==> flow/design.v <==
module b8Xb8_s16( 
  input clk,
  input rst_n, 
  input [7:0] in1_0  ,
  input [7:0] in1_1  ,
  input [7:0] in1_2  ,
  input [7:0] in1_3  ,
  input [7:0] in1_4  ,
  input [7:0] in1_5  ,
  input [7:0] in1_6  ,
  input [7:0] in1_7  ,
  input [7:0] in1_8  ,
  input [7:0] in1_9  ,
  input [7:0] in1_10 ,
  input [7:0] in1_11 ,
  input [7:0] in1_12 ,
  input [7:0] in1_13 ,
  input [7:0] in1_14 ,
  input [7:0] in1_15 ,
  input [7:0] in2_0  ,
  input [7:0] in2_1  ,
  input [7:0] in2_2  ,
  input [7:0] in2_3  ,
  input [7:0] in2_4  ,
  input [7:0] in2_5  ,
  input [7:0] in2_6  ,
  input [7:0] in2_7  ,
  input [7:0] in2_8  ,
  input [7:0] in2_9  ,
  input [7:0] in2_10 ,
  input [7:0] in2_11 ,
  input [7:0] in2_12 ,
  input [7:0] in2_13 ,
  input [7:0] in2_14 ,
  input [7:0] in2_15 ,
  output [11:0] out
  );
  reg [19:0] psum;
  reg [15:0] prod_0  ;
  reg [15:0] prod_1  ;
  reg [15:0] prod_2  ;
  reg [15:0] prod_3  ;
  reg [15:0] prod_4  ;
  reg [15:0] prod_5  ;
  reg [15:0] prod_6  ;
  reg [15:0] prod_7  ;
  reg [15:0] prod_8  ;
  reg [15:0] prod_9  ;
  reg [15:0] prod_10 ;
  reg [15:0] prod_11 ;
  reg [15:0] prod_12 ;
  reg [15:0] prod_13 ;
  reg [15:0] prod_14 ;
  reg [15:0] prod_15 ;
  always @(negedge rst_n or posedge clk) begin
    if (rst_n == 1'b0) begin
      prod_0  <= 16'b0;
      prod_1  <= 16'b0;
      prod_2  <= 16'b0;
      prod_3  <= 16'b0;
      prod_4  <= 16'b0;
      prod_5  <= 16'b0;
      prod_6  <= 16'b0;
      prod_7  <= 16'b0;
      prod_8  <= 16'b0;
      prod_9  <= 16'b0;
      prod_10 <= 16'b0;
      prod_11 <= 16'b0;
      prod_12 <= 16'b0;
      prod_13 <= 16'b0;
      prod_14 <= 16'b0;
      prod_15 <= 16'b0;
      psum <= 20'b0;
    end else begin
      prod_0  <= in1_0  * in2_0  ;
      prod_1  <= in1_1  * in2_1  ;
      prod_2  <= in1_2  * in2_2  ;
      prod_3  <= in1_3  * in2_3  ;
      prod_4  <= in1_4  * in2_4  ;
      prod_5  <= in1_5  * in2_5  ;
      prod_6  <= in1_6  * in2_6  ;
      prod_7  <= in1_7  * in2_7  ;
      prod_8  <= in1_8  * in2_8  ;
      prod_9  <= in1_9  * in2_9  ;
      prod_10 <= in1_10 * in2_10 ;
      prod_11 <= in1_11 * in2_11 ;
      prod_12 <= in1_12 * in2_12 ;
      prod_13 <= in1_13 * in2_13 ;
      prod_14 <= in1_14 * in2_14 ;
      prod_15 <= in1_15 * in2_15 ;
      psum <= prod_0  + prod_1  + prod_2  + prod_3
           + prod_4  + prod_5  + prod_6  + prod_7
           + prod_8  + prod_9  + prod_10 + prod_11
           + prod_12 + prod_13 + prod_14 + prod_15;
    end
  end
  assign out = psum[19:9];
endmodule
# Step by step through the tools: b8Xb8_s16
# Each step is given for the RTL above and for the edited RTL.
# Lines under "orig" count in the file above, lines under "edited" in the edited file.
# "diff" is "edited" less "orig", of the values as shown; "change_rel_pct" is that difference over "orig", in percent.
# Library cell names are shortened.
# A cell with n/a has no value.
# inputs
design	b8Xb8_s16
clock	clk
library	sky130hd
pvt_corner	tt_025C_1v80

# Diff
# The edit as a unified diff against the file above.
# The edited RTL no longer does the same as the RTL above: the edit was made by script, with no optimisation intended.
# begin of diff
@@ -58,5 +58,4 @@
       prod_1  <= 16'b0;
       prod_2  <= 16'b0;
-      prod_3  <= 16'b0;
       prod_4  <= 16'b0;
       prod_5  <= 16'b0;
@@ -76,5 +75,4 @@
       prod_1  <= in1_1  * in2_1  ;
       prod_2  <= in1_2  * in2_2  ;
-      prod_3  <= in1_3  * in2_3  ;
       prod_4  <= in1_4  * in2_4  ;
       prod_5  <= in1_5  * in2_5  ;
@@ -95,4 +93,5 @@
     end
   end
+  always @(*) prod_3 = in1_3  * in2_3;
   assign out = psum[19:9];
 endmodule
# end of diff

# After elaboration
# Counts by Yosys on the flattened word-level netlist (proc, flatten, opt, wreduce; memories kept). Register bits leave out memories and registers merged into their read ports (data or address); mux counts leave out enables and synchronous resets folded into registers. Print and check cells are left out. Cells with the same type and inputs are merged into one.
# bits
item	orig	edited	diff	change_rel_pct
output_inout_bits	12	12	0	0.00
in_bits	258	258	0	0.00
register_bits	276	260	-16	-5.80
elab_cells	48	47	-1	-2.08
# op_classes
item	orig	edited	diff	change_rel_pct
multipliers	16	16	0	0.00
n_addsub	15	15	0	0.00
# Operator kinds equal on both sides are left out: 6.

# Longest topological paths
# Yosys ltp: most cells in a row. Word level: on the elaborated netlist, between registers, memories and ports. Mapped: between sequential cells and ports; inverters and the memories' decode and read muxes count.
# logic_depth
item	orig	edited	diff	change_rel_pct
ltp_word	15	15	0	0.00
abc_area	0	0	n/a	n/a
ltp_mapped	19	23	4	21.05
depth_no_buf	19	23	4	21.05

# Mapped cells and area
# Source: synth_stat.txt of the flow (Yosys; design flattened, memories mapped). It holds for the ABC_AREA given above (unset counts as 0); a run with the other value may have another netlist.
# mapped
item	orig	edited	diff	change_rel_pct
mapped_cells	4684	4661	-23	-0.49
ff_cells	267	251	-16	-5.99
synth_area_um2	45158.3	44873.0	-285.3	-0.63
n_buf	3	7	4	133.33
# types
cell_type	orig	edited	diff	change_rel_pct
a211oi_1	36	4	-32	-88.89
o21ai_0	59	35	-24	-40.68
nor2b_1	16	38	22	137.50
inv_1	1113	1134	21	1.89
or3_1	28	8	-20	-71.43
o31ai_1	20	1	-19	-95.00
a21oi_1	116	99	-17	-14.66
o21ai_1	2	19	17	850.00
dfrtp_1	267	251	-16	-5.99
nand2b_1	26	10	-16	-61.54
and3_1	21	5	-16	-76.19
a21boi_0	17	1	-16	-94.12
xnor2_1	153	138	-15	-9.80
a31oi_1	1	16	15	1500.00
and2_1	559	573	14	2.50
fa_1	795	807	12	1.51
or2_2	13	1	-12	-92.31
nor2_1	107	116	9	8.41
# Cell types equal on both sides are left out: 10.
# The list need not be complete.

# Worst setup path after synthesis
# OpenSTA on the mapped netlist: ideal clock, no wires. The path of least setup slack (recovery checks aside). Input and output delay are each 20% of the period. Register names are those of the netlist, which keeps one name where synthesis merged equal registers.
# synth_path
item	orig	edited	diff	change_rel_pct
path_type	in2reg	in2reg	n/a	n/a
from	input in1_3[5]	input in2_3[2]	n/a	n/a
to	register prod_3[15]	register psum[17]	n/a	n/a
clock_period_ns	7.5	7.5	0.0	0.00
driving_pins	15	18	3	20.00
arrival_time_ns	5.231	6.552	1.321	25.25
delay_ns	3.856	5.132	1.276	33.09
t_required_ns	7.375	7.420	0.045	0.61
n_path_buf	1	0	-1	-100.00
path_slack_ns	2.144	0.868	-1.276	n/a
synth_period_reached_ns	5.356	6.632	1.276	23.82
# "delay_ns" = arrival - input delay + setup time.
# "driving_pins" counts driving pins, that of a launching flip-flop among them; a cell with two outputs on the path counts twice.
# "synth_period_reached_ns" = period - worst setup slack (recovery checks aside). The figure is calculated, with input and output delays left at 20% of the set period.
# Between the ends stands the longest chain of elaborated cells between them, by number of cells; it is not shown to be the way that was timed. Of several equally long chains one is given.
# Each line given opens the expression or statement behind the cell; cells for indexed reads and writes are added by Yosys, which also makes memories of some case tables.
# synth_via_orig
path_cell_list	clkbuf_1 nand2_1 fa_1 fa_1 inv_1 fa_1 inv_1 fa_1 inv_1 ha_1 or3_1 o21a_1 a22o_1 o41a_1 xnor2_1
elab_chain_len	1
cone_cells	1
cone_lines	1
classes_between	mul (1)
# synth_rtl_orig
item	line_no	text
start, declared	7	input [7:0] in1_3  ,
multiplier 8 x 8 -> 16 bit	78	prod_3  <= in1_3  * in2_3  ;
end, assigned	60	prod_3  <= 16'b0;
end, assigned	78
end, declared	42	reg [15:0] prod_3  ;
# synth_via_edited
path_cell_list	and2_1 fa_1 inv_1 fa_1 inv_1 fa_1 fa_1 fa_1 fa_1 fa_1 ha_1 a22oi_1 nand3_1 o221ai_2 o221ai_4 a41o_1 nor2_2 xnor2_1
elab_chain_len	14
cone_cells	14
cone_lines	2
classes_between	add/sub (13); mul (1)
# synth_rtl_edited
item	line_no	text
start, declared	23	input [7:0] in2_3  ,
multiplier 8 x 8 -> 16 bit	95	always @(*) prod_3 = in1_3  * in2_3;
adder 18 x 16 -> 19 bit	89	psum <= prod_0  + prod_1  + prod_2  + prod_3
adder 19 x 16 -> 20 bit	89
adder 20 x 16 -> 20 bit (11 in a row)	89
end, assigned	72	psum <= 20'b0;
end, assigned	89
end, declared	38	reg [19:0] psum;

# Path in the finished layout
# From the final timing report of each run of pair 1: the path of least setup slack in the routed layout; clock arrival at registers is part of the times.
# layout_path
item	orig	edited	diff	change_rel_pct
path_type	reg2reg	in2reg	n/a	n/a
from	register prod_6[10]	input in2_3[3]	n/a	n/a
to	register psum[19]	register psum[17]	n/a	n/a
arrival_time_ns	5.83	6.64	0.81	13.89
t_required_ns	6.15	6.23	0.08	1.30
driving_pins	15	19	4	26.67
path_slack_ns	0.32	-0.41	-0.73	n/a
clock_period_ns	5.74	5.74	0.00	0.00
n_path_buf	0	1	1	n/a
# Between the ends stands the longest chain of elaborated cells between them, by number of cells; it is not shown to be the way that was timed. Of several equally long chains one is given.
# layout_via_orig
path_cell_list	dfrtp_1 fa_1 fa_1 fa_1 fa_1 fa_1 inv_1 fa_1 inv_1 ha_1 and4_1 a41oi_2 nand3b_1 a2111oi_0 nor3_1
elab_chain_len	10
cone_cells	10
cone_lines	1
classes_between	add/sub (10)
# layout_rtl_orig
item	line_no	text
start, declared	45	reg [15:0] prod_6  ;
start, assigned	63	prod_6  <= 16'b0;
start, assigned	81	prod_6  <= in1_6  * in2_6  ;
adder 20 x 16 -> 20 bit (10 in a row)	91	psum <= prod_0  + prod_1  + prod_2  + prod_3
end, assigned	73	psum <= 20'b0;
end, assigned	91
end, declared	38	reg [19:0] psum;
# layout_via_edited
path_cell_list	clkdlybuf4s15_2 and2_1 fa_1 inv_2 fa_1 inv_2 fa_2 fa_2 fa_2 fa_1 fa_2 ha_4 a22oi_2 nand3_2 o221ai_4 o221ai_4 a41o_1 nor2_2 xnor2_1
elab_chain_len	14
cone_cells	14
cone_lines	2
classes_between	add/sub (13); mul (1)
# layout_rtl_edited
item	line_no	text
start, declared	23	input [7:0] in2_3  ,
multiplier 8 x 8 -> 16 bit	95	always @(*) prod_3 = in1_3  * in2_3;
adder 18 x 16 -> 19 bit	89	psum <= prod_0  + prod_1  + prod_2  + prod_3
adder 19 x 16 -> 20 bit	89
adder 20 x 16 -> 20 bit (11 in a row)	89
end, assigned	72	psum <= 20'b0;
end, assigned	89
end, declared	38	reg [19:0] psum;

# Layout results
# Runs of the flow (Yosys, OpenROAD) on both versions; the two runs of a pair have the same settings. The constraints put input and output delay at 20% of the set period each and load the outputs with 0.01 pF.
# settings_pair_1
period_ns	5.74
CAP_MARGIN	20
CORE_MARGIN	2
CORE_UTILIZATION	40
SLEW_MARGIN	20
# measured_pair_1
item	orig	edited	diff	change_rel_pct
design.die.area_um2	115600.0	114877.0	-723.0	-0.63
yosys.chip_area_um2	45158.3	44873.0	-285.3	-0.63
fin_ws_ns	0.315	-0.410	-0.725	n/a
fin_tns_ns	0.000	-3.066	-3.066	n/a
final_cell_area_um2	52344.0	52856.9	512.9	0.98
achieved_clock_period_ns	5.425	6.150	0.725	13.36
# "achieved_clock_period_ns" means the clock period less the worst setup slack. The figure is calculated, with input and output delays left at 20% of the set period.
